==> flow/design.v <==
module GENCLK1K( 
		CLK1K, EN1K,
		CLK50M, RSTN
		);
   input CLK50M, RSTN;
   output reg CLK1K;
   output     EN1K;
   reg [7:0] CNT, next_cnt;
   reg next_clk1k;
   assign EN1K = (CNT == 8'd249) & ~CLK1K;
   always @(posedge CLK50M or negedge RSTN) begin
      if (!RSTN) begin
	 CLK1K <= 1'h0;
	 CNT <= 8'h0;
      end
      else begin
	 CNT <= next_cnt;
	 CLK1K <= next_clk1k;
      end
   end
   always @(*) begin
	next_cnt = (CNT == 8'd249) ? 8'd0 : CNT + 8'd1;
	next_clk1k = (CNT == 8'd249) ? ~CLK1K : CLK1K;
   end
endmodule
module GENCLK10K( 
		 CLK10K, EN10K,
		 CLK50M, RSTN
		 );
   input CLK50M;
   input RSTN;
   output reg CLK10K;
   output     EN10K;
   reg [4:0] CNT, next_cnt;
   reg        next_clk10k;
   assign EN10K = (CNT == 5'd24) & ~CLK10K;
   always @(posedge CLK50M, negedge RSTN) begin
      if (!RSTN) begin
         CNT <= 5'd1;
         CLK10K <= 1'b0;
      end
      else begin
         CNT <= next_cnt;
         CLK10K <= next_clk10k;
      end
   end
   always @(*) begin
      next_cnt = (CNT == 5'd24) ? 5'd1 : CNT + 5'd1;
      next_clk10k = (CNT == 5'd24) ? ~CLK10K : CLK10K;
   end
endmodule
module DEBOUNCE #(parameter SET = 1'b1)( 
		KEY_OUT,
		CLK, EN1K, RSTN, KEY_IN
		);
   input CLK, EN1K, RSTN;  
   input KEY_IN;
   output reg KEY_OUT;
   localparam STABLE_CNT = 50;
   reg [5:0]  CNT, next_cnt;
   reg 	      PREV_KEY_IN, next_key_out, next_prev_key_in;
   always @(posedge CLK or negedge RSTN) begin
      if (!RSTN) begin
	 CNT <= 5'h0;
	 KEY_OUT <= SET;
	 PREV_KEY_IN <= SET;
      end
      else if (EN1K) begin
	 CNT <= next_cnt;
	 KEY_OUT <= next_key_out;
	 PREV_KEY_IN <= next_prev_key_in;
      end
   end
   always @(*) begin
      next_cnt = CNT;
      next_key_out = KEY_OUT;
      next_prev_key_in = PREV_KEY_IN;
      if (KEY_IN == PREV_KEY_IN) begin
	 if (CNT < STABLE_CNT) begin
	    next_cnt = CNT + 5'd1;
	 end
	 else begin
	    next_key_out = KEY_IN;
	 end
      end
      else begin
	 next_prev_key_in = KEY_IN;
      end
   end
endmodule
module BCDCNTR #(parameter MAXL = 4'h5, parameter MAXR = 4'h9, parameter SETL = 4'h0, parameter SETR = 4'h0)( 
													     BCD, CARRY,
													     CLK, EN1K, RSTN, EN, SW1, BCD_SET
													     );
   input CLK, EN1K, RSTN, EN, SW1;  
   input [7:0] BCD_SET;
   output reg [7:0] BCD;
   output reg 	    CARRY;
   reg [3:0] 	    next_left_bcd, next_right_bcd;
   reg 		    next_carry;
   always @(posedge CLK or negedge RSTN) begin
      if (!RSTN) begin
	 BCD <= {SETL, SETR};
	 CARRY <= 1'h0;
      end
      else if (EN1K) begin
	 if (SW1) begin
	    BCD <= BCD_SET;
	    CARRY <= next_carry;
	 end
	 else begin
	    BCD <= {next_left_bcd, next_right_bcd};
	    CARRY <= next_carry;
	 end
      end
   end
   always @(*) begin
      if (EN) begin
	 if (BCD[7:4] == MAXL) begin
	    if (BCD[3:0] == MAXR) begin
	       next_left_bcd = SETL;
	       next_right_bcd = SETR;
	       next_carry = 1'b1;
	    end
	    else begin
	       next_left_bcd = BCD[7:4];
	       next_right_bcd = BCD[3:0] + 4'h1;
		   next_carry = 1'b0;
	    end
	 end
	 else begin
	    if (BCD[3:0] == 4'h9) begin
	       next_right_bcd = 4'h0;
	       next_left_bcd = BCD[7:4] + 4'h1;
		   next_carry = 1'b0;
	    end
	    else begin
	       next_right_bcd = BCD[3:0] + 4'h1;
	       next_left_bcd = BCD[7:4];
		   next_carry = 1'b0;
	    end
	 end
      end
      else begin
	 next_right_bcd = BCD[3:0];
	 next_left_bcd = BCD[7:4];
	 next_carry = 1'b0;
      end
   end
endmodule
module SW_BCDCNTR #(parameter MAXL = 4'h5, parameter MAXR = 4'h9, parameter SETL = 4'h0, parameter SETR = 4'h0)( 
														BCD, CARRY,
														CLK, EN1K, RSTN, EN
														);
   input CLK, EN1K, RSTN, EN;  
   output reg [7:0] BCD;
   output reg 	    CARRY;
   reg [3:0] 	    next_left_bcd, next_right_bcd;
   reg 		    next_carry;
   always @(posedge CLK or negedge RSTN) begin
      if (!RSTN) begin
	 BCD <= {SETL, SETR};
	 CARRY <= 1'h0;
      end
      else if (EN1K) begin
	 BCD <= {next_left_bcd, next_right_bcd};
	 CARRY <= next_carry;
      end
   end
   always @(*) begin
      if (EN) begin
	 if (BCD[7:4] == MAXL) begin
	    if (BCD[3:0] == MAXR) begin
	       next_left_bcd = SETL;
	       next_right_bcd = SETR;
	       next_carry = 1'b1;
	    end
	    else begin
	       next_left_bcd = BCD[7:4];
	       next_right_bcd = BCD[3:0] + 4'h1;
		   next_carry = 1'b0;
	    end
	 end
	 else begin
	    if (BCD[3:0] == 4'h9) begin
	       next_right_bcd = 4'h0;
	       next_left_bcd = BCD[7:4] + 4'h1;
		   next_carry = 1'b0;
	    end
	    else begin
	       next_right_bcd = BCD[3:0] + 4'h1;
	       next_left_bcd = BCD[7:4];
		   next_carry = 1'b0;
	    end
	 end
      end
      else begin
	 next_right_bcd = BCD[3:0];
	 next_left_bcd = BCD[7:4];
	 next_carry = 1'b0;
      end
   end
endmodule
module DIGITCLOCK( 
		  SEC, MIN, HOUR, DAY,
		  CLK, EN1K, RSTN, SW1, SW2, SW3, SEC_SET, MIN_SET, HOUR_SET, DAY_SET,
		  SW_SEC, SW_MIN, SW_HOUR, SW_DAY
		  );
   input CLK, EN1K, RSTN, SW1, SW2, SW3;  
   input [7:0] SEC_SET, MIN_SET, HOUR_SET, DAY_SET;
   input [7:0] SW_SEC, SW_MIN, SW_HOUR, SW_DAY;
   output [7:0] SEC, MIN, HOUR, DAY;
   reg [9:0] 	CNT, next_cnt;
   reg 		EN, next_en;
   wire [7:0] 	NORMAL_SEC, NORMAL_MIN, NORMAL_HOUR, NORMAL_DAY;
   wire 	CARRY_SEC, CARRY_MIN, CARRY_HOUR, CARRY_DAY;
   assign DAY = (SW2 == 1'b1) ? SW_DAY : NORMAL_DAY;
   assign HOUR = (SW2 == 1'b1) ? SW_HOUR : NORMAL_HOUR;
   assign MIN = (SW2 == 1'b1) ? SW_MIN : NORMAL_MIN;
   assign SEC = (SW2 == 1'b1) ? SW_SEC : NORMAL_SEC;
   BCDCNTR #(.MAXL(4'h3), .MAXR(4'h1), .SETL(4'h0), .SETR(4'h1))
   UDAY ( 
	 .BCD				(NORMAL_DAY),
	 .CARRY				(CARRY_DAY),
	 .CLK				(CLK),
	 .EN1K				(EN1K),
	 .RSTN				(RSTN),
	 .EN				(CARRY_HOUR),
	 .SW1				(SW1),
	 .BCD_SET			(DAY_SET));
   BCDCNTR #(.MAXL(4'h2), .MAXR(4'h3), .SETL(4'h0), .SETR(4'h0))
   UHOUR ( 
	  .BCD				(NORMAL_HOUR),
	  .CARRY			(CARRY_HOUR),
	  .CLK			(CLK),
	 .EN1K			(EN1K),
	  .RSTN				(RSTN),
	  .EN				(CARRY_MIN),
	  .SW1				(SW1),
	  .BCD_SET			(HOUR_SET));
   BCDCNTR #(.MAXL(4'h5), .MAXR(4'h9), .SETL(4'h0), .SETR(4'h0))
   UMIN ( 
	 .BCD				(NORMAL_MIN),
	 .CARRY				(CARRY_MIN),
	 .CLK				(CLK),
	 .EN1K				(EN1K),
	 .RSTN				(RSTN),
	 .EN				(CARRY_SEC),
	 .SW1				(SW1),
	 .BCD_SET			(MIN_SET));
   BCDCNTR #(.MAXL(4'h5), .MAXR(4'h9), .SETL(4'h0), .SETR(4'h0))
   USEC ( 
	 .BCD				(NORMAL_SEC),
	 .CARRY				(CARRY_SEC),
	 .CLK				(CLK),
	 .EN1K				(EN1K),
	 .RSTN				(RSTN),
	 .EN				(EN),
	 .SW1				(SW1),
	 .BCD_SET			(SEC_SET));
   always @(posedge CLK or negedge RSTN) begin
      if (!RSTN) begin
	 CNT <= 10'h0;
	 EN <= 1'h0;
      end
      else if (EN1K) begin
	 CNT <= next_cnt;
	 EN <= next_en;
      end
   end
   always @(*) begin
      if (SW1) begin
         next_cnt = CNT;
         next_en  = 1'b0;
      end
      else begin
	 if (SW3) begin
            next_cnt = (CNT >= 10'd9) ? 10'd0 : CNT + 10'd1;
            next_en  = (CNT >= 10'd9) ? 1'd1 : 1'd0;
	 end
	 else begin
            next_cnt = (CNT >= 10'd998) ? 10'd0 : CNT + 10'd1;
            next_en  = (CNT >= 10'd998) ? 1'd1 : 1'd0;
	 end
      end
   end
endmodule
module STOPWATCH( 
		 SW_SEC, SW_MIN, SW_HOUR, SW_DAY,
		 CLK, EN1K, RSTN, SW3, KEY3
		 );
   input CLK, EN1K, RSTN, SW3, KEY3;  
   output [7:0] SW_SEC, SW_MIN, SW_HOUR, SW_DAY;
   reg [9:0] 	CNT, next_cnt;
   reg 		EN, next_en;
   reg 		STATE, next_state;
   reg [1:0] 	KEY3_SYNC, next_key3_sync;
   wire 	CARRY_SEC, CARRY_MIN, CARRY_HOUR, CARRY_DAY;
   localparam STOP = 1'b0;
   localparam START = 1'b1;
   SW_BCDCNTR #(.MAXL(4'h3), .MAXR(4'h1), .SETL(4'h0), .SETR(4'h0))
   SWDAY ( 
	  .BCD				(SW_DAY),
	  .CARRY			(CARRY_DAY),
	  .CLK			(CLK),
	 .EN1K			(EN1K),
	  .RSTN				(RSTN),
	  .EN				(CARRY_HOUR));
   SW_BCDCNTR #(.MAXL(4'h2), .MAXR(4'h3), .SETL(4'h0), .SETR(4'h0))
   SWHOUR ( 
	   .BCD				(SW_HOUR),
	   .CARRY			(CARRY_HOUR),
	   .CLK			(CLK),
	 .EN1K			(EN1K),
	   .RSTN			(RSTN),
	   .EN				(CARRY_MIN));
   SW_BCDCNTR #(.MAXL(4'h5), .MAXR(4'h9), .SETL(4'h0), .SETR(4'h0))
   SWMIN ( 
	  .BCD				(SW_MIN),
	  .CARRY			(CARRY_MIN),
	  .CLK			(CLK),
	 .EN1K			(EN1K),
	  .RSTN				(RSTN),
	  .EN				(CARRY_SEC));
   SW_BCDCNTR #(.MAXL(4'h5), .MAXR(4'h9), .SETL(4'h0), .SETR(4'h0))
   SWSEC ( 
	  .BCD				(SW_SEC),
	  .CARRY			(CARRY_SEC),
	  .CLK			(CLK),
	 .EN1K			(EN1K),
	  .RSTN				(RSTN),
	  .EN				(EN));
   always @(posedge CLK or negedge RSTN) begin
      if (!RSTN) begin
	 CNT <= 10'h0;
	 EN <= 1'h0;
	 STATE <= STOP;
	 KEY3_SYNC <= 2'b11;
      end
      else if (EN1K) begin
	 CNT <= next_cnt;
	 EN <= next_en;
	 STATE <= next_state;
	 KEY3_SYNC <= next_key3_sync;
      end
   end
   always @(*) begin
      next_cnt = CNT;
      next_en = EN;
      next_state = STATE;
      next_key3_sync = {KEY3_SYNC[0], KEY3};
      if (KEY3_SYNC == 2'b10) begin
	 next_state = (STATE == START) ? STOP : START;
      end
      else begin
	 case (STATE)
	   STOP : begin
	      next_cnt = CNT;
	      next_en = EN;
	      next_state = STATE;
	   end
	   START : begin
	      if (SW3) begin
		 next_cnt = (CNT >= 10'd9) ? 10'd0 : CNT + 10'd1;
		 next_en = (CNT >= 10'd9) ? 1'd1 : 1'd0;
		 next_state = STATE;
	      end
	      else begin
		 next_cnt = (CNT >= 10'd998) ? 10'd0 : CNT + 10'd1;
		 next_en = (CNT >= 10'd998) ? 1'd1 : 1'd0;
		 next_state = STATE;
	      end
	   end
	 endcase
      end
   end
endmodule
module MANSET( 
	      SEC_SET, MIN_SET, HOUR_SET, DAY_SET,
	      CLK, EN1K, RSTN, SW1, KEY1, KEY2, KEY3, PREV_SEC, PREV_MIN, PREV_HOUR,
	      PREV_DAY
	      );
   input CLK, EN1K, RSTN;  
   input SW1, KEY1, KEY2, KEY3;
   input [7:0] PREV_SEC, PREV_MIN, PREV_HOUR, PREV_DAY;
   output reg [7:0] SEC_SET, MIN_SET, HOUR_SET, DAY_SET;
   reg [1:0] 	    SEL, next_sel;
   reg [7:0] 	    next_sec_set, next_min_set, next_hour_set, next_day_set;
   reg [1:0] 	    KEY1_SYNC, KEY2_SYNC, KEY3_SYNC;
   reg [1:0]  next_key1_sync, next_key2_sync, next_key3_sync;
   localparam SEC_SEL = 2'b00;
   localparam MIN_SEL = 2'b01;
   localparam HOUR_SEL = 2'b10;
   localparam DAY_SEL = 2'b11;
   always @(posedge CLK or negedge RSTN) begin
      if (!RSTN) begin
	 DAY_SET <= 8'h1;
	 HOUR_SET <= 8'h0;
	 MIN_SET <= 8'h0;
	 SEC_SET <= 8'h0;
	 SEL <= 2'b00;
	 KEY1_SYNC <= 2'b11;
	 KEY2_SYNC <= 2'b11;
	 KEY3_SYNC <= 2'b11;
      end
      else if (EN1K) begin
	 DAY_SET <= next_day_set;
	 HOUR_SET <= next_hour_set;
	 MIN_SET <= next_min_set;
	 SEC_SET <= next_sec_set;
	 SEL <= next_sel;
	 KEY1_SYNC <= next_key1_sync;
	 KEY2_SYNC <= next_key2_sync;
	 KEY3_SYNC <= next_key3_sync;
      end
   end
   always @(*) begin
   next_key1_sync = {KEY1_SYNC[0], KEY1};
   next_key2_sync = {KEY2_SYNC[0], KEY2};
   next_key3_sync = {KEY3_SYNC[0], KEY3};
      if (SW1) begin
	  next_sel = SEL;
		next_sec_set = SEC_SET;
		next_min_set = MIN_SET;
		next_hour_set = HOUR_SET;
		next_day_set = DAY_SET;
	 if (KEY3_SYNC == 2'b10) begin
	    next_sel = (SEL == DAY_SEL) ? SEC_SEL : SEL + 2'b01;
	 end
	 else if (KEY2_SYNC == 2'b10) begin
	    case (SEL) 
	      SEC_SEL : begin
			if (SEC_SET[7:4] == 4'h5) begin
				if (SEC_SET[3:0] == 4'h9) begin
					next_sec_set[7:4] = 4'h0;
					next_sec_set[3:0] = 4'h0;
				end
				else begin
					next_sec_set[7:4] = SEC_SET[7:4];
					next_sec_set[3:0] = SEC_SET[3:0] + 4'h1;
				end
			end
			else begin
				if (SEC_SET[3:0] == 4'h9) begin
					next_sec_set[3:0] = 4'h0;
					next_sec_set[7:4] = SEC_SET[7:4] + 4'h1;
				end
				else begin
					next_sec_set[3:0] = SEC_SET[3:0] + 4'h1;
					next_sec_set[7:4] = SEC_SET[7:4];
				end
			end
		  end
	      MIN_SEL : begin
			if (MIN_SET[7:4] == 4'h5) begin
				if (MIN_SET[3:0] == 4'h9) begin
					next_min_set[7:4] = 4'h0;
					next_min_set[3:0] = 4'h0;
				end
				else begin
					next_min_set[7:4] = MIN_SET[7:4];
					next_min_set[3:0] = MIN_SET[3:0] + 4'h1;
				end
			end
			else begin
				if (MIN_SET[3:0] == 4'h9) begin
					next_min_set[3:0] = 4'h0;
					next_min_set[7:4] = MIN_SET[7:4] + 4'h1;
				end
				else begin
					next_min_set[3:0] = MIN_SET[3:0] + 4'h1;
					next_min_set[7:4] = MIN_SET[7:4];
				end
			end
		  end
	      HOUR_SEL : begin
			if (HOUR_SET[7:4] == 4'h2) begin
				if (HOUR_SET[3:0] == 4'h3) begin
					next_hour_set[7:4] = 4'h0;
					next_hour_set[3:0] = 4'h0;
				end
				else begin
					next_hour_set[7:4] = HOUR_SET[7:4];
					next_hour_set[3:0] = HOUR_SET[3:0] + 4'h1;
				end
			end
			else begin
				if (HOUR_SET[3:0] == 4'h9) begin
					next_hour_set[3:0] = 4'h0;
					next_hour_set[7:4] = HOUR_SET[7:4] + 4'h1;
				end
				else begin
					next_hour_set[3:0] = HOUR_SET[3:0] + 4'h1;
					next_hour_set[7:4] = HOUR_SET[7:4];
				end
			end
		  end
	      DAY_SEL : begin
			if (DAY_SET[7:4] == 4'h3) begin
				if (DAY_SET[3:0] == 4'h1) begin
					next_day_set[7:4] = 4'h0;
					next_day_set[3:0] = 4'h1;
				end
				else begin
					next_day_set[7:4] = DAY_SET[7:4];
					next_day_set[3:0] = DAY_SET[3:0] + 4'h1;
				end
			end
			else begin
				if (DAY_SET[3:0] == 4'h9) begin
					next_day_set[3:0] = 4'h0;
					next_day_set[7:4] = DAY_SET[7:4] + 4'h1;
				end
				else begin
					next_day_set[3:0] = DAY_SET[3:0] + 4'h1;
					next_day_set[7:4] = DAY_SET[7:4];
				end
			end
		  end
	    endcase
	 end
	 else if (KEY1_SYNC == 2'b10) begin
	    case (SEL) 
	      SEC_SEL : begin
			if (SEC_SET[7:4] == 4'h0) begin
				if (SEC_SET[3:0] == 4'h0) begin
					next_sec_set[7:4] = 4'h5;
					next_sec_set[3:0] = 4'h9;
				end
				else begin
					next_sec_set[7:4] = SEC_SET[7:4];
					next_sec_set[3:0] = SEC_SET[3:0] - 4'h1;
				end
			end
			else begin
				if (SEC_SET[3:0] == 4'h0) begin
					next_sec_set[3:0] = 4'h9;
					next_sec_set[7:4] = SEC_SET[7:4] - 4'h1;
				end
				else begin
					next_sec_set[3:0] = SEC_SET[3:0] - 4'h1;
					next_sec_set[7:4] = SEC_SET[7:4];
				end
			end
		  end
	      MIN_SEL : begin
			if (MIN_SET[7:4] == 4'h0) begin
				if (MIN_SET[3:0] == 4'h0) begin
					next_min_set[7:4] = 4'h5;
					next_min_set[3:0] = 4'h9;
				end
				else begin
					next_min_set[7:4] = MIN_SET[7:4];
					next_min_set[3:0] = MIN_SET[3:0] - 4'h1;
				end
			end
			else begin
				if (MIN_SET[3:0] == 4'h0) begin
					next_min_set[3:0] = 4'h9;
					next_min_set[7:4] = MIN_SET[7:4] - 4'h1;
				end
				else begin
					next_min_set[3:0] = MIN_SET[3:0] - 4'h1;
					next_min_set[7:4] = MIN_SET[7:4];
				end
			end
		  end
	      HOUR_SEL : begin
			if (HOUR_SET[7:4] == 4'h0) begin
				if (HOUR_SET[3:0] == 4'h0) begin
					next_hour_set[7:4] = 4'h2;
					next_hour_set[3:0] = 4'h3;
				end
				else begin
					next_hour_set[7:4] = HOUR_SET[7:4];
					next_hour_set[3:0] = HOUR_SET[3:0] - 4'h1;
				end
			end
			else begin
				if (HOUR_SET[3:0] == 4'h0) begin
					next_hour_set[3:0] = 4'h9;
					next_hour_set[7:4] = HOUR_SET[7:4] - 4'h1;
				end
				else begin
					next_hour_set[3:0] = HOUR_SET[3:0] - 4'h1;
					next_hour_set[7:4] = HOUR_SET[7:4];
				end
			end
		  end
	      DAY_SEL : begin
			if (DAY_SET[7:4] == 4'h0) begin
				if (DAY_SET[3:0] == 4'h1) begin
					next_day_set[7:4] = 4'h3;
					next_day_set[3:0] = 4'h1;
				end
				else begin
					next_day_set[7:4] = DAY_SET[7:4];
					next_day_set[3:0] = DAY_SET[3:0] - 4'h1;
				end
			end
			else begin
				if (DAY_SET[3:0] == 4'h0) begin
					next_day_set[3:0] = 4'h9;
					next_day_set[7:4] = DAY_SET[7:4] - 4'h1;
				end
				else begin
					next_day_set[3:0] = DAY_SET[3:0] - 4'h1;
					next_day_set[7:4] = DAY_SET[7:4];
				end
			end
		  end
	    endcase
	 end
      end
	  else begin
		next_sel = SEC_SEL;
		next_sec_set = PREV_SEC;
		next_min_set = PREV_MIN;
		next_hour_set = PREV_HOUR;
		next_day_set = PREV_DAY;
	  end
   end
endmodule
module DISPLAY7SEG( 
		   SEG,
		   OUT, PWM_ACT
		   );
   input [3:0] OUT;
   input       PWM_ACT;
   output reg [6:0] SEG;
   always @(*) begin
      case (OUT)
	4'h0 : SEG = (PWM_ACT) ? 7'b1000000 : 7'b1111111;
	4'h1 : SEG = (PWM_ACT) ? 7'b1111001 : 7'b1111111;
	4'h2 : SEG = (PWM_ACT) ? 7'b0100100 : 7'b1111111;
	4'h3 : SEG = (PWM_ACT) ? 7'b0110000 : 7'b1111111;
	4'h4 : SEG = (PWM_ACT) ? 7'b0011001 : 7'b1111111;
	4'h5 : SEG = (PWM_ACT) ? 7'b0010010 : 7'b1111111;
	4'h6 : SEG = (PWM_ACT) ? 7'b0000010 : 7'b1111111;
	4'h7 : SEG = (PWM_ACT) ? 7'b1111000 : 7'b1111111;
	4'h8 : SEG = (PWM_ACT) ? 7'b0000000 : 7'b1111111;
	4'h9 : SEG = (PWM_ACT) ? 7'b0010000 : 7'b1111111;
	default : SEG = 7'b1111111;
      endcase
   end
endmodule
module KNOCK_LED ( 
		  ALARM, LED,
		  CLK, EN1K, RSTN, SW3, KNOCK
		  );
   input CLK, EN1K, RSTN;  
   input SW3, KNOCK;
   output reg ALARM;
   output reg [17:0] LED;
   reg [9:0] 	     ONE_SEC_CNT, next_one_sec_cnt;
   reg [5:0] 	     SEC_CNT, next_sec_cnt;
   reg [4:0] 	     MIN_REMAIN, next_min_remain;
   reg 		     TIMER_EN, next_timer_en;
   reg 		     KNOCK_D, next_knock_d;
   reg 		     KNOCK_FALL, next_knock_fall;
   reg 		     ALARM_PULSE, next_alarm_pulse;
   reg 		     next_alarm;
   reg [17:0] 	     next_led;
   always @(posedge CLK or negedge RSTN) begin
      if (!RSTN) begin
	 ALARM <= 1'h0;
	 KNOCK_D <= 1'h1;
	 KNOCK_FALL <= 1'h0;
	 LED <= 18'h0;
	 MIN_REMAIN <= 5'h0;
	 ONE_SEC_CNT <= 10'h0;
	 SEC_CNT <= 6'h0;
	 TIMER_EN <= 1'h0;
	 ALARM_PULSE <= 1'b0;
      end
      else if (EN1K) begin
	 ALARM <= next_alarm;
	 LED <= next_led;
	 ONE_SEC_CNT <= next_one_sec_cnt;
	 SEC_CNT <= next_sec_cnt;
	 MIN_REMAIN <= next_min_remain;
	 TIMER_EN <= next_timer_en;
	 KNOCK_D <= next_knock_d;
	 KNOCK_FALL <= next_knock_fall;
	 ALARM_PULSE <= next_alarm_pulse;
      end
   end
   always @(*) begin
      next_knock_d = KNOCK;
      next_knock_fall = KNOCK_D & ~KNOCK;
      next_alarm = 1'b0;
	  next_led = (MIN_REMAIN == 5'd0) ? 18'd0 : (18'b1 << MIN_REMAIN) - 18'b1;
      next_one_sec_cnt = ONE_SEC_CNT;
      next_sec_cnt = SEC_CNT;
      next_min_remain = MIN_REMAIN;
      next_timer_en = TIMER_EN;
      next_alarm_pulse = 1'b0;
	  if (KNOCK_FALL) begin
		next_timer_en = 1'b1;
		next_min_remain = (MIN_REMAIN < 5'd19) ? MIN_REMAIN + 5'd1 : MIN_REMAIN;
	  end
	  else begin
		if (TIMER_EN) begin
			if (SW3) begin
				if (ONE_SEC_CNT >= 10'd9) begin
					if (MIN_REMAIN != 5'd0) begin
						if (SEC_CNT == 6'd00) begin
							next_sec_cnt = 6'd59;
							next_min_remain = MIN_REMAIN - 5'd1;
							next_one_sec_cnt = 10'd0;
						end
						else begin
							next_sec_cnt = SEC_CNT - 6'd1;
							next_one_sec_cnt = 10'd0;
						end
					end
					else begin
						if (SEC_CNT == 6'd00) begin
							next_timer_en = 1'b0;
							next_alarm_pulse = 1'b1;
							next_sec_cnt = 6'd0;
							next_one_sec_cnt = 10'd0;
						end
						else begin
							next_sec_cnt = SEC_CNT - 6'd1;
							next_one_sec_cnt = 10'd0;
						end
					end
				end
				else begin
					next_one_sec_cnt = ONE_SEC_CNT + 10'd1;
				end
			end
			else begin
				if (ONE_SEC_CNT >= 10'd999) begin
					if (MIN_REMAIN != 5'd0) begin
						if (SEC_CNT == 6'd00) begin
							next_sec_cnt = 6'd59;
							next_min_remain = MIN_REMAIN - 5'd1;
							next_one_sec_cnt = 10'd0;
						end
						else begin
							next_sec_cnt = SEC_CNT - 6'd1;
							next_one_sec_cnt = 10'd0;
						end
					end
					else begin
						if (SEC_CNT == 6'd00) begin
							next_timer_en = 1'b0;
							next_alarm_pulse = 1'b1;
							next_sec_cnt = 6'd0;
							next_one_sec_cnt = 10'd0;
						end
						else begin
							next_sec_cnt = SEC_CNT - 6'd1;
							next_one_sec_cnt = 10'd0;
						end
					end
				end
				else begin
					next_one_sec_cnt = ONE_SEC_CNT + 10'd1;
				end
			end
		end
		else begin
			next_alarm = (ALARM_PULSE == 1'b1) ? 1'b1 : 1'b0;
		end
	  end
   end
endmodule
module KNOCK_LED_ALARM( 
	     BUZ_OUT,
	     CLK, EN1K, RSTN, ALARM
	     );
   input CLK, EN1K, RSTN;  
   input ALARM;
   output reg BUZ_OUT;
   parameter IDLE = 1'b0;
   parameter BUZ = 1'b1;
   reg 	      STATE, next_state;
   reg 	      next_buz_out;
   reg 	      CLK500, next_clk500;
   reg [6:0]  BEEP_CNT1, next_beep_cnt1;
   reg [8:0]  BEEP_CNT2, next_beep_cnt2;
   reg [2:0]  ALARM_DONE, next_alarm_done;
   always @(posedge CLK or negedge RSTN) begin
      if (!RSTN) begin
	 ALARM_DONE <= 3'h0;
	 BEEP_CNT1 <= 7'h0;
	 BEEP_CNT2 <= 9'h0;
	 BUZ_OUT <= 1'h0;
	 CLK500 <= 1'h0;
	 STATE <= 1'h0;
      end
      else if (EN1K) begin
	 STATE <= next_state;
	 BUZ_OUT <= next_buz_out;
	 CLK500 <= next_clk500;
	 BEEP_CNT1 <= next_beep_cnt1;
	 BEEP_CNT2 <= next_beep_cnt2;
	 ALARM_DONE <= next_alarm_done;
      end
   end
   always @(*) begin
      next_clk500 = ~CLK500;
      case (STATE) 
	IDLE : begin
	   if (ALARM) begin
	      next_state = BUZ;
	      next_buz_out = 1'b0;
	      next_beep_cnt1 = 7'b0;
	      next_beep_cnt2 = 9'd0;
	      next_alarm_done = 3'd0;
	   end
	   else begin
	      next_state = IDLE;
	      next_buz_out = 1'b0;
	      next_beep_cnt1 = 7'b0;
	      next_beep_cnt2 = 8'b0;
	      next_alarm_done = 3'd0;
	   end
	end
	BUZ : begin
	   if (ALARM_DONE == 3'd4) begin
	      next_state = IDLE;
	      next_buz_out = 1'b0;
	      next_beep_cnt1 = 7'd0;
	      next_beep_cnt2 = 9'd0;
	      next_alarm_done = 3'd0;
	   end
	   else begin
	      if (BEEP_CNT2 >= 9'd4) begin
		 next_state = BUZ;
		 next_buz_out = 1'b0;
		 next_beep_cnt1 = 7'd0;
		 next_beep_cnt2 = (BEEP_CNT2 == 9'd511) ? 9'd0 : BEEP_CNT2 + 9'd1;
		 next_alarm_done = (BEEP_CNT2 == 9'd511) ? ALARM_DONE + 3'd1 : ALARM_DONE;
	      end
	      else begin
		 if (BEEP_CNT1 >= 7'd64) begin
		    next_state = BUZ;
		    next_buz_out = CLK500;
		    next_beep_cnt1 = (BEEP_CNT1 == 7'd127) ? 7'd0 : BEEP_CNT1 + 7'd1;
		    next_beep_cnt2 = (BEEP_CNT1 == 7'd127) ? BEEP_CNT2 + 9'd1 : BEEP_CNT2;
		    next_alarm_done = ALARM_DONE;
		 end
		 else begin
		    next_state = BUZ;
		    next_buz_out = 1'b0;
		    next_beep_cnt1 = BEEP_CNT1 + 7'd1;
		    next_beep_cnt2 = BEEP_CNT2;
		    next_alarm_done = ALARM_DONE;
		 end
	      end
	   end
	end
	default : begin
	   next_state = IDLE;
	   next_buz_out = 1'b0;
	   next_beep_cnt1 = 7'd0;
	   next_beep_cnt2 = 3'd0;
	   next_alarm_done = 1'b0;
	end
      endcase
   end
endmodule
module FIRE_DETECT( 
		   FIRE_ALARM,
		   CLK, EN1K, RSTN, SENSOR
		   );
   input CLK, EN1K, RSTN;  
   input SENSOR;
   output reg FIRE_ALARM;
   reg 	  next_fire_alarm;
   always @(posedge CLK or negedge RSTN) begin
      if (!RSTN) begin
	 FIRE_ALARM <= 1'h0;
      end
      else if (EN1K) begin
	 FIRE_ALARM <= next_fire_alarm;
      end
   end
   always @(*) begin
      next_fire_alarm = (SENSOR) ? 1'b1 : 1'b0;
   end
endmodule
module FIRE_ALARM( 
		       BUZ_OUT, FIRE_VALID,
		       CLK, EN1K, RSTN, FIRE_ALARM, KNOCK
		       );
   input CLK, EN1K, RSTN;  
   input FIRE_ALARM, KNOCK;
   output reg BUZ_OUT, FIRE_VALID;
   parameter IDLE = 1'b0;
   parameter BUZ = 1'b1;
   reg 	      STATE, next_state;
   reg 	      next_buz_out;
	reg         next_fire_valid;
   reg 	      CLK500, next_clk500;
   reg 	      KNOCK_D, next_knock_d;
   reg 	      KNOCK_FALL, next_knock_fall;
   reg [8:0]  BEEP_CNT, next_beep_cnt;
   always @(posedge CLK or negedge RSTN) begin
      if (!RSTN) begin
	 BEEP_CNT <= 8'h0;
	 BUZ_OUT <= 1'h0;
	 FIRE_VALID <= 1'h0;
	 CLK500 <= 1'h0;
	 KNOCK_D <= 1'h0;
	 KNOCK_FALL <= 1'h0;
	 STATE <= 1'h0;
      end
      else if (EN1K) begin
	 STATE <= next_state;
	 BUZ_OUT <= next_buz_out;
	 FIRE_VALID <= next_fire_valid;
	 CLK500 <= next_clk500;
	 BEEP_CNT <= next_beep_cnt;
	 KNOCK_D <= next_knock_d;
	 KNOCK_FALL <= next_knock_fall;
      end
   end
   always @(*) begin
      next_clk500 = ~CLK500;
      next_knock_d = KNOCK;
      next_knock_fall = KNOCK_D & ~KNOCK;
		next_fire_valid = FIRE_VALID;
      case (STATE) 
	IDLE : begin
	   if (FIRE_ALARM) begin
	      next_state = BUZ;
	      next_buz_out = 1'b0;
	      next_beep_cnt = 8'b0;
			next_fire_valid = 1'b1;
	   end
	   else begin
	      next_state = IDLE;
	      next_buz_out = 1'b0;
	      next_beep_cnt = 8'b0;
			next_fire_valid = 1'b0;
	   end
	end
	BUZ : begin
	   if (KNOCK_FALL) begin
	      next_state = IDLE;
	      next_buz_out = 1'b0;
	      next_beep_cnt = 8'd0;
			next_fire_valid = 1'b0;
	   end
	   else begin
	      if (BEEP_CNT >= 9'd256) begin
		 next_state = BUZ;
		 next_buz_out = CLK500;
		 next_beep_cnt = (BEEP_CNT == 8'd128) ? 8'd0 : BEEP_CNT + 8'd1;
	      end
	      else begin
		 next_state = BUZ;
		 next_buz_out = 1'b0;
		 next_beep_cnt = BEEP_CNT + 8'd1;
	      end
	   end
	end
	default : begin
	   next_state = IDLE;
	   next_buz_out = 1'b0;
	   next_beep_cnt = 8'd0;
	end
      endcase
   end
endmodule
module ROT_PWMGEN ( 
		   PWM_ACT,
		   CLK, EN10K, RSTN, SW5, ROT_A, ROT_B
		   );
   input CLK, EN10K, RSTN, SW5;
   input ROT_A, ROT_B;
   output reg PWM_ACT;
   reg [7:0]  brightness;
   reg [1:0]  prev_state;
   reg [7:0]  pwm_counter;
   wire [1:0] current_state = {ROT_A, ROT_B};
   always @(posedge CLK or negedge RSTN) begin
		if (!RSTN) begin
			brightness <= 8'd255;
		end
		else if (EN10K) begin
		if (SW5) begin
      case ({prev_state, current_state})
        4'b0001, 4'b0111, 4'b1110, 4'b1000: begin
           if (brightness <= 8'd247)
             brightness <= brightness + 8'd8;
           else
             brightness <= 8'd255;
        end
        4'b0010, 4'b0100, 4'b1101, 4'b1011: begin
           if (brightness >= 8'd8)
             brightness <= brightness - 8'd8;
           else
             brightness <= 8'd0;
        end
        default: brightness <= brightness;
      endcase
		end
		else begin
			brightness <= brightness;
		end
		end
   end
   always @(posedge CLK) begin
      if (EN10K) prev_state <= current_state;
   end
   always @(posedge CLK or negedge RSTN) begin
      if (!RSTN) begin
	 pwm_counter <= 8'b0;
      end
      else if (EN10K) begin
	 pwm_counter <= (pwm_counter == 8'd255) ? 8'd0 : pwm_counter + 8'd1;
      end
   end
   always @(posedge CLK or negedge RSTN) begin
      if (!RSTN) begin
	 PWM_ACT <= 1'b1;
      end
      else if (EN10K) begin
	 if (pwm_counter < brightness) PWM_ACT <= 1'b1;
	 else PWM_ACT <= 1'b0;
      end
   end
endmodule
module CLOCK_TOP( 
	   SEG0, SEG1, SEG2, SEG3, SEG4, SEG5, SEG6, SEG7, LED, BUZ_OUT,
	   CLK50M, KEY1, KEY2, KEY3, SW0, SW1, SW2, SW3, SW4, SW5, KNOCK,
	   SENSOR, ROT_A, ROT_B
	   );
   input CLK50M, KEY1, KEY2, KEY3, SW0, SW1, SW2, SW3, SW4, SW5, KNOCK, SENSOR, ROT_A, ROT_B;
   output [6:0] SEG0, SEG1, SEG2, SEG3, SEG4, SEG5, SEG6, SEG7;
   output [17:0] LED;
   output 	 BUZ_OUT;
   wire 	 CLK1K, CLK10K, EN1K, EN10K, CLEAN_KEY1, CLEAN_KEY2, CLEAN_KEY3, CLEAN_SW1, CLEAN_SW2, CLEAN_SW3, CLEAN_SW4, CLEAN_SW5, ALARM, FIRE_ALARM, FIRE_VALID, PWM_ACT, FIRE_BUZ, KNOCK_LED_BUZ;
   wire [7:0] 	 SEC, MIN, HOUR, DAY;
   wire [7:0] 	 SEC_SET, MIN_SET, HOUR_SET, DAY_SET;
   wire [7:0] 	 SW_SEC, SW_MIN, SW_HOUR, SW_DAY;
   assign BUZ_OUT = (FIRE_VALID) ? FIRE_BUZ : KNOCK_LED_BUZ;
   GENCLK1K
     UGENCLK1K
       ( 
	.RSTN				(SW0),
	.CLK1K				(CLK1K),
	.EN1K				(EN1K),
	.CLK50M				(CLK50M));
   GENCLK10K
     UGENCLK10K
       ( 
	.RSTN					(SW0),
	.CLK10K				(CLK10K),
	.EN10K				(EN10K),
	.CLK50M				(CLK50M));
   DEBOUNCE #(.SET(1'b1))
   UDEBOUNCE_KEY1
     ( 
      .KEY_OUT				(CLEAN_KEY1),
      .KEY_IN				(KEY1),
      .RSTN				(SW0),
      .CLK				(CLK50M),
      .EN1K				(EN1K));
   DEBOUNCE #(.SET(1'b1))
   UDEBOUNCE_KEY2
     ( 
      .KEY_OUT				(CLEAN_KEY2),
      .KEY_IN				(KEY2),
      .RSTN				(SW0),
      .CLK				(CLK50M),
      .EN1K				(EN1K));
   DEBOUNCE #(.SET(1'b1))
   UDEBOUNCE_KEY3
     ( 
      .KEY_OUT				(CLEAN_KEY3),
      .KEY_IN				(KEY3),
      .RSTN				(SW0),
      .CLK				(CLK50M),
      .EN1K				(EN1K));
   DEBOUNCE #(.SET(1'b0))
   UDEBOUNCE_SW1
     ( 
      .KEY_OUT				(CLEAN_SW1),
      .KEY_IN				(SW1),
      .RSTN				(SW0),
      .CLK				(CLK50M),
      .EN1K				(EN1K));
   DEBOUNCE #(.SET(1'b0))
   UDEBOUNCE_SW2
     ( 
      .KEY_OUT				(CLEAN_SW2),
      .KEY_IN				(SW2),
      .RSTN				(SW0),
      .CLK				(CLK50M),
      .EN1K				(EN1K));
   DEBOUNCE #(.SET(1'b0))
   UDEBOUNCE_SW3
     ( 
      .KEY_OUT				(CLEAN_SW3),
      .KEY_IN				(SW3),
      .RSTN				(SW0),
      .CLK				(CLK50M),
      .EN1K				(EN1K));
   DEBOUNCE #(.SET(1'b0))
   UDEBOUNCE_SW4
     ( 
      .KEY_OUT				(CLEAN_SW4),
      .KEY_IN				(SW4),
      .RSTN				(SW0),
      .CLK				(CLK50M),
      .EN1K				(EN1K));
   DEBOUNCE #(.SET(1'b0))
   UDEBOUNCE_SW5
     ( 
      .KEY_OUT				(CLEAN_SW5),
      .KEY_IN				(SW5),
      .RSTN				(SW0),
      .CLK				(CLK50M),
      .EN1K				(EN1K));
   DIGITCLOCK
     UDIGITCLOCK
       ( 
	.SEC					(SEC[7:0]),
	.MIN					(MIN[7:0]),
	.HOUR					(HOUR[7:0]),
	.DAY					(DAY[7:0]),
	.SEC_SET				(SEC_SET[7:0]),
	.MIN_SET				(MIN_SET[7:0]),
	.HOUR_SET				(HOUR_SET[7:0]),
	.DAY_SET				(DAY_SET[7:0]),
	.SW_SEC				(SW_SEC[7:0]),
	.SW_MIN				(SW_MIN[7:0]),
	.SW_HOUR				(SW_HOUR[7:0]),
	.SW_DAY				(SW_DAY[7:0]),
	.RSTN				(SW0),
	.CLK				(CLK50M),
	.EN1K				(EN1K),
	.SW1				(CLEAN_SW1),
	.SW2				(CLEAN_SW2),
	.SW3				(CLEAN_SW3));
   DISPLAY7SEG
     URSEC7SEG
       ( 
	.SEG				(SEG0[6:0]),
	.OUT				(SEC[3:0]),
	.PWM_ACT			(PWM_ACT));
   DISPLAY7SEG
     ULSEC7SEG
       ( 
	.SEG				(SEG1[6:0]),
	.OUT				(SEC[7:4]),
	.PWM_ACT			(PWM_ACT));
   DISPLAY7SEG
     URMIN7SEG
       ( 
	.SEG				(SEG2[6:0]),
	.OUT				(MIN[3:0]),
	.PWM_ACT			(PWM_ACT));
   DISPLAY7SEG
     ULMIN7SEG
       ( 
	.SEG				(SEG3[6:0]),
	.OUT				(MIN[7:4]),
	.PWM_ACT			(PWM_ACT));
   DISPLAY7SEG
     URHOUR7SEG
       ( 
	.SEG				(SEG4[6:0]),
	.OUT				(HOUR[3:0]),
	.PWM_ACT			(PWM_ACT));
   DISPLAY7SEG
     ULHOUR7SEG
       ( 
	.SEG				(SEG5[6:0]),
	.OUT				(HOUR[7:4]),
	.PWM_ACT			(PWM_ACT));
   DISPLAY7SEG
     URDAY7SEG
       ( 
	.SEG				(SEG6[6:0]),
	.OUT				(DAY[3:0]),
	.PWM_ACT			(PWM_ACT));
   DISPLAY7SEG
     ULDAY7SEG
       ( 
	.SEG				(SEG7[6:0]),
	.OUT				(DAY[7:4]),
	.PWM_ACT			(PWM_ACT));
   MANSET
     UMANSET
       ( 
	.SEC_SET				(SEC_SET[7:0]),
	.MIN_SET				(MIN_SET[7:0]),
	.HOUR_SET				(HOUR_SET[7:0]),
	.DAY_SET				(DAY_SET[7:0]),
	.KEY1					(CLEAN_KEY1),
	.KEY2					(CLEAN_KEY2),
	.KEY3					(CLEAN_KEY3),
	.PREV_SEC				(SEC[7:0]),
	.PREV_MIN				(MIN[7:0]),
	.PREV_HOUR				(HOUR[7:0]),
	.PREV_DAY				(DAY[7:0]),
	.RSTN				(SW0),
	.CLK				(CLK50M),
	.EN1K				(EN1K),
	.SW1				(CLEAN_SW1));
   STOPWATCH
     USTOPWATCH
       ( 
	.SW_SEC				(SW_SEC[7:0]),
	.SW_MIN				(SW_MIN[7:0]),
	.SW_HOUR				(SW_HOUR[7:0]),
	.SW_DAY				(SW_DAY[7:0]),
	.KEY3					(CLEAN_KEY3),
	.RSTN (CLEAN_SW2),
	.CLK				(CLK50M),
	.EN1K				(EN1K),
	.SW3				(CLEAN_SW3));
   KNOCK_LED_ALARM
     UALARM
       ( 
	.BUZ_OUT			(KNOCK_LED_BUZ),
	.CLK				(CLK50M),
	.EN1K				(EN1K),
	.RSTN					(SW0),
	.ALARM				(ALARM));
   KNOCK_LED
     UKNOCK
       ( 
	.LED					(LED[17:0]),
	.ALARM				(ALARM),
	.CLK				(CLK50M),
	.EN1K				(EN1K),
	.RSTN					(CLEAN_SW4),
	.SW3				(CLEAN_SW3),
	.KNOCK				(KNOCK));
   FIRE_DETECT
     UFIRE_DETECT
       ( 
	.FIRE_ALARM				(FIRE_ALARM),
	.CLK					(CLK50M),
	.EN1K					(EN1K),
	.RSTN					(SW0),
	.SENSOR				(SENSOR));
   FIRE_ALARM
     UFIRE_ALARM
       ( 
	.BUZ_OUT				(FIRE_BUZ),
	.FIRE_VALID       (FIRE_VALID),
	.CLK					(CLK50M),
	.EN1K					(EN1K),
	.RSTN					(SW0),
	.FIRE_ALARM				(FIRE_ALARM),
	.KNOCK					(KNOCK));
   ROT_PWMGEN
     UROT_PWMGEN
       ( 
	.RSTN					(SW0),
	.PWM_ACT			(PWM_ACT),
	.CLK				(CLK50M),
	.EN10K				(EN10K),
	.SW5				(CLEAN_SW5),
	.ROT_A				(ROT_A),
	.ROT_B				(ROT_B));
endmodule
From RTL to reports: CLOCK_TOP

Tool output for the design above, in the order of the flow.
Lines are those of the file above, counted from 1.
Operators: Yosys type, input widths -> output width; for muxes data width and select width s.
Library cell names are shortened.
The mark - stands for no value.

Top module: CLOCK_TOP
Clock: CLK50M
Library: sky130hd
Library corner: tt_025C_1v80

Elaborated design

Yosys after proc, flatten, opt, wreduce and memory -nomap, before mapping. Memory bits, and registers merged into a memory's read port (data or address), are not among the register bits. Print and check cells are not counted. Equal cells are merged and count once.

Add/sub/neg operators: 57
Multipliers: 0
Div/mod/pow operators: 0
Order comparisons: 21
Equal/unequal tests: 166
Shift operators: 1
Muxes and demuxes: 251
Bitwise logic cells: 31
Reductions and logical operators: 98

Operators by type and width:

| operator              | count |
| $pmux 7 s10           | 8 |
| $mux 8                | 44 |
| $mux 4                | 76 |
| $eq 4x3->1 const B    | 40 |
| $eq 4x4->1 const B    | 32 |
| $eq 4x2->1 const B    | 26 |
| $mux 10               | 10 |
| $add 4x1->4 const B   | 24 |
| $mux 7                | 11 |
| $reduce_and 3->1      | 25 |
| $mux 9                | 8 |
| $logic_not 4->1       | 16 |
| $mux 1                | 58 |
| $eq 4x1->1 const B    | 12 |
| $add 6x1->6 const B   | 8 |
| $lt 6x6->1 const B    | 8 |
| $mux 5                | 9 |
| $mux 6                | 7 |
| $reduce_and 2->1      | 19 |
| $pmux 9 s2            | 2 |
| $sub 4x1->4 const B   | 8 |
| $add 10x1->10 const B | 3 |
| $ge 10x10->1 const B  | 3 |
| $ge 10x4->1 const B   | 3 |
| $ne 3x3->1 const B    | 10 |
| $ne 5x5->1 const B    | 6 |
| $reduce_and 5->1      | 6 |
| $not 1->1             | 27 |

Not listed: further kinds 54, cells in them 116.

Bits in registers: 315
Latch bits: 0
RAM bits: 0
ROM bits: 0
Clocked read ports x word width: 0
Memories kept: 0
Input port bits: 14
Output and inout bits: 75
Cells after elaboration: 720

Logic depth

Depth = most cells in a row (Yosys ltp): at word level without a register or memory, in the mapped netlist without a sequential cell, where the memories' decode and read muxes count.

Depth in word-level cells: 8
ABC_AREA: 0
Mapped depth: 11
Depth with buffers taken out: 9

After synthesis

Source: synth_stat.txt of the flow (Yosys; design flattened, memories mapped). It holds for the ABC_AREA given above (unset counts as 0); a run with the other value may have another netlist.
The area totals of this step are shown rounded.

Cells by type:

| type     | count | area in all (um^2) |
| dfrtp_1  | 286   | 7.16E+03 |
| o21ai_0  | 251   | 1.26E+03 |
| nand2_1  | 325   | 1219.92 |
| ha_1     | 83    | 1.04E+03 |
| dfstp_2  | 25    | 656.88 |
| a21oi_1  | 123   | 615.59 |
| nor2_1   | 144   | 540.518 |
| mux2i_1  | 49    | 490.47 |
| xnor2_1  | 56    | 490.47 |
| mux2_2   | 42    | 472.954 |
| nand3_1  | 78    | 390.374 |
| xor2_1   | 42    | 367.853 |
| inv_1    | 80    | 300.288 |
| clkbuf_1 | 70    | 262.752 |
| nor3_1   | 46    | 230.221 |
| nand4_1  | 33    | 206.448 |
| a31oi_1  | 31    | 193.936 |
| nand2b_1 | 29    | 181.424 |

Not listed: further types 70, cells in them 393.

Cell count: 2186
Mapped area: 0.01917 mm^2
Sequential area: 0.007874 mm^2
Flip-flop cells: 313
Buffer cells: 107

The figures by module come from a second, unflattened synthesis with its own total; it is not the netlist above.

Cells (unflattened synthesis): 2241
Area total of the unflattened synthesis: 0.02102 mm^2

Each row is one instance without its submodules.

By module:

| module                                       | instances | cells | area (mm^2) | seq. area (mm^2) |
| MANSET                                       | 1         | 426   | 0.003587    | 0.00101 |
| KNOCK_LED                                    | 1         | 264   | 0.002462    | 0.001102 |
| DEBOUNCE #(SET=0)                            | 5         | 32    | 0.0004041   | 0.0002002 |
| DISPLAY7SEG                                  | 8         | 32    | 0.0001939   | 0 |
| KNOCK_LED_ALARM                              | 1         | 136   | 0.001331    | 0.0005505 |
| DEBOUNCE #(SET=1)                            | 3         | 32    | 0.0004066   | 0.0002027 |
| BCDCNTR #(MAXL=5, MAXR=9, SETL=0, SETR=0)    | 2         | 67    | 0.0006018   | 0.0002252 |
| ROT_PWMGEN                                   | 1         | 115   | 0.001101    | 0.0004442 |
| DIGITCLOCK                                   | 1         | 109   | 0.001051    | 0.0002753 |
| SW_BCDCNTR #(MAXL=5, MAXR=9, SETL=0, SETR=0) | 2         | 41    | 0.0004617   | 0.0002252 |
| STOPWATCH                                    | 1         | 80    | 0.0007995   | 0.0003528 |
| FIRE_ALARM                                   | 1         | 67    | 0.0006882   | 0.0003754 |
| BCDCNTR #(MAXL=3, MAXR=1, SETL=0, SETR=1)    | 1         | 68    | 0.0006018   | 0.0002265 |
| BCDCNTR #(MAXL=2, MAXR=3, SETL=0, SETR=0)    | 1         | 69    | 0.0005993   | 0.0002252 |

Further modules, not shown: 6.

Path before layout

Source: OpenSTA report_checks on the synthesized netlist (no wires, ideal clock, input and output delay 20% of the period each), path of least setup slack; recovery checks are left aside. Register names are those of the netlist, which keeps one name where synthesis merged equal registers.

Kind: reg2out
Start: register UDEBOUNCE_SW2.KEY_OUT
End: output port SEG4[2]
Clock period: 20.0 ns
Arrival: 3.113 ns
Required time: 16.000 ns
Path slack: 12.887 ns
Delay of the path: 3.113 ns
Driving pins on the path: 7
Buffers on the path: 3
Period reached after synthesis: 7.113 ns

"delay of the path" is the arrival time less input delay plus setup time.
At an output port there is no setup time.
"driving pins on the path" counts driving pins, that of a launching flip-flop among them; a cell with two outputs on the path counts twice.
"period reached after synthesis" is the clock period less the worst setup slack; recovery checks do not enter. This is arithmetic on one report: input and output delays are still those of the set period (20% each).
The rows between start and end are the longest chain of elaborated cells between them; the timing report does not say that the signal goes this way. Where chains are equally long, one stands for them.
Each line given opens the expression or statement behind the cell; cells for indexed reads and writes are added by Yosys, which also makes memories of some case tables.

Cell sequence: dfrtp_1 -> clkbuf_1 -> buf_2 -> buf_1 -> mux2i_1 -> a21oi_1 -> o21ai_0
Length of the longest elaborated chain: 3
Elaborated cells between the ends (all ways): 12
RTL lines with such cells: 2
Those cells by class: eq/ne (9); mux (2); reduce/logical (1)

Ends and longest elaborated chain, after synthesis:

| element       | RTL line | text |
| from (decl)   | 58       | `output reg KEY_OUT;` |
| from (assign) | 65       | `KEY_OUT <= SET;` |
| from (assign) | 70       | `KEY_OUT <= next_key_out;` |
| $mux 8        | 218      | `assign HOUR = (SW2 == 1'b1) ? SW_HOUR : NORMAL_HOUR;` |
| $eq 4x4->1    | 632      | `case (OUT)` |
| $pmux 7 s10   | 632      |  |
| to (decl)     | 1036     | `output [6:0] SEG0, SEG1, SEG2, SEG3, SEG4, SEG5, SEG6, SEG7;` |

Worst path after layout

From the final timing report of entry A: the path of least setup slack in the routed layout; clock arrival at registers is part of the times.

Kind: reg2out
Start: register UDEBOUNCE_SW2.KEY_OUT
End: output port SEG2[3]
Clock period: 11.7 ns
Arrival: 4.39 ns
Required time: 9.36 ns
Path slack: 4.97 ns
Driving pins on the path: 8
Buffers on the path: 3

The rows between start and end are the longest chain of elaborated cells between them; the timing report does not say that the signal goes this way. Where chains are equally long, one stands for them.

Cell sequence: dfrtp_4 -> buf_4 -> buf_4 -> mux2i_1 -> and2_0 -> a21oi_1 -> o221ai_1 -> clkdlybuf4s50_1
Length of the longest elaborated chain: 3
Elaborated cells between the ends (all ways): 12
RTL lines with such cells: 2
Those cells by class: eq/ne (9); mux (2); reduce/logical (1)

Ends and longest elaborated chain, post-layout:

| element       | RTL line | text |
| from (decl)   | 58       | `output reg KEY_OUT;` |
| from (assign) | 65       | `KEY_OUT <= SET;` |
| from (assign) | 70       | `KEY_OUT <= next_key_out;` |
| $mux 8        | 219      | `assign MIN = (SW2 == 1'b1) ? SW_MIN : NORMAL_MIN;` |
| $eq 4x4->1    | 632      | `case (OUT)` |
| $pmux 7 s10   | 632      |  |
| to (decl)     | 1036     | `output [6:0] SEG0, SEG1, SEG2, SEG3, SEG4, SEG5, SEG6, SEG7;` |

## Implementation results

Top module CLOCK_TOP; platform sky130hd; tools Yosys and OpenROAD; 6 stored runs in no particular order. Input and output delays are each 20% of the period that was set; the output load is 0.01 pF.
"period reached": clock period set for the run, less the worst setup slack. It is reckoned from that one timing run; input and output delays stay at 20% of the period that was set.
"total design power" rests on the timing tool's default activity at the inputs, not on a simulated workload.
The results are shown rounded.
Settings: - = not set for that run.

| item                                                     | entry A | entry B | entry C | entry D | entry E | entry F |
| CELL_PAD_IN_SITES_DETAIL_PLACEMENT                       | 1       | 1       | -       | 2       | -       | -       |
| CORE_ASPECT_RATIO                                        | 1.02    | 1.02    | 0.89    | 1.86    | -       | -       |
| CORE_MARGIN                                              | 9       | 9       | 2       | 9       | 9       | 2       |
| CORE_UTILIZATION                                         | 34      | 34      | 43      | 32      | 32      | 40      |
| CTS_CLUSTER_SIZE                                         | 91      | 62      | 31      | 93      | 93      | -       |
| HOLD_SLACK_MARGIN                                        | 0.04    | 0.04    | -       | 0.16    | -       | -       |
| TNS_END_PERCENT                                          | 50      | 50      | -       | 10      | 65      | -       |
| period_ns                                                | 11.7    | 11.7    | 9.31    | 12.3    | 14.9    | 20.0    |
| CAP_MARGIN                                               | 20      | 20      | 20      | 30      | 30      | 20      |
| SLEW_MARGIN                                              | 20      | 20      | 20      | 20      | 20      | 20      |
| PLACE_DENSITY                                            | -       | 0.82    | -       | 0.39    | -       | -       |
| SETUP_SLACK_MARGIN                                       | -       | 0.53    | -       | -       | 0.86    | -       |
| GPL_ROUTABILITY_DRIVEN                                   | -       | -       | 1       | 0       | -       | -       |
| MAX_ROUTING_LAYER                                        | -       | -       | met4    | met5    | met4    | -       |
| PLACE_DENSITY_LB_ADDON                                   | -       | -       | 0.24    | -       | -       | -       |
| ABC_AREA                                                 | -       | -       | -       | 0       | 1       | -       |
| MIN_ROUTING_LAYER                                        | -       | -       | -       | met1    | met2    | -       |
| period reached (ns)                                      | 6.730   | 6.802   | 5.550   | 7.168   | 6.711   | 8.254   |
| chip area after synthesis (Yosys) (mm^2)                 | 0.01917 | 0.01917 | 0.01917 | 0.01917 | 0.02076 | 0.01917 |
| area of the standard cells in the finished layout (mm^2) | 0.02207 | 0.02189 | 0.0217  | 0.02197 | 0.02383 | 0.02189 |
| worst setup slack after layout (ns)                      | 4.970   | 4.898   | 3.760   | 5.132   | 8.189   | 11.75   |
| total design power (µW)                                  | 2481    | 2344    | 2858    | 2202    | 1846    | 1410    |
| summed negative setup slack (ns)                         | 0.000   | 0.000   | 0.000   | 0.000   | 0.000   | 0.000   |
| area of the die (mm^2)                                   | 0.06525 | 0.06525 | 0.04629 | 0.06947 | 0.07435 | 0.04969 |
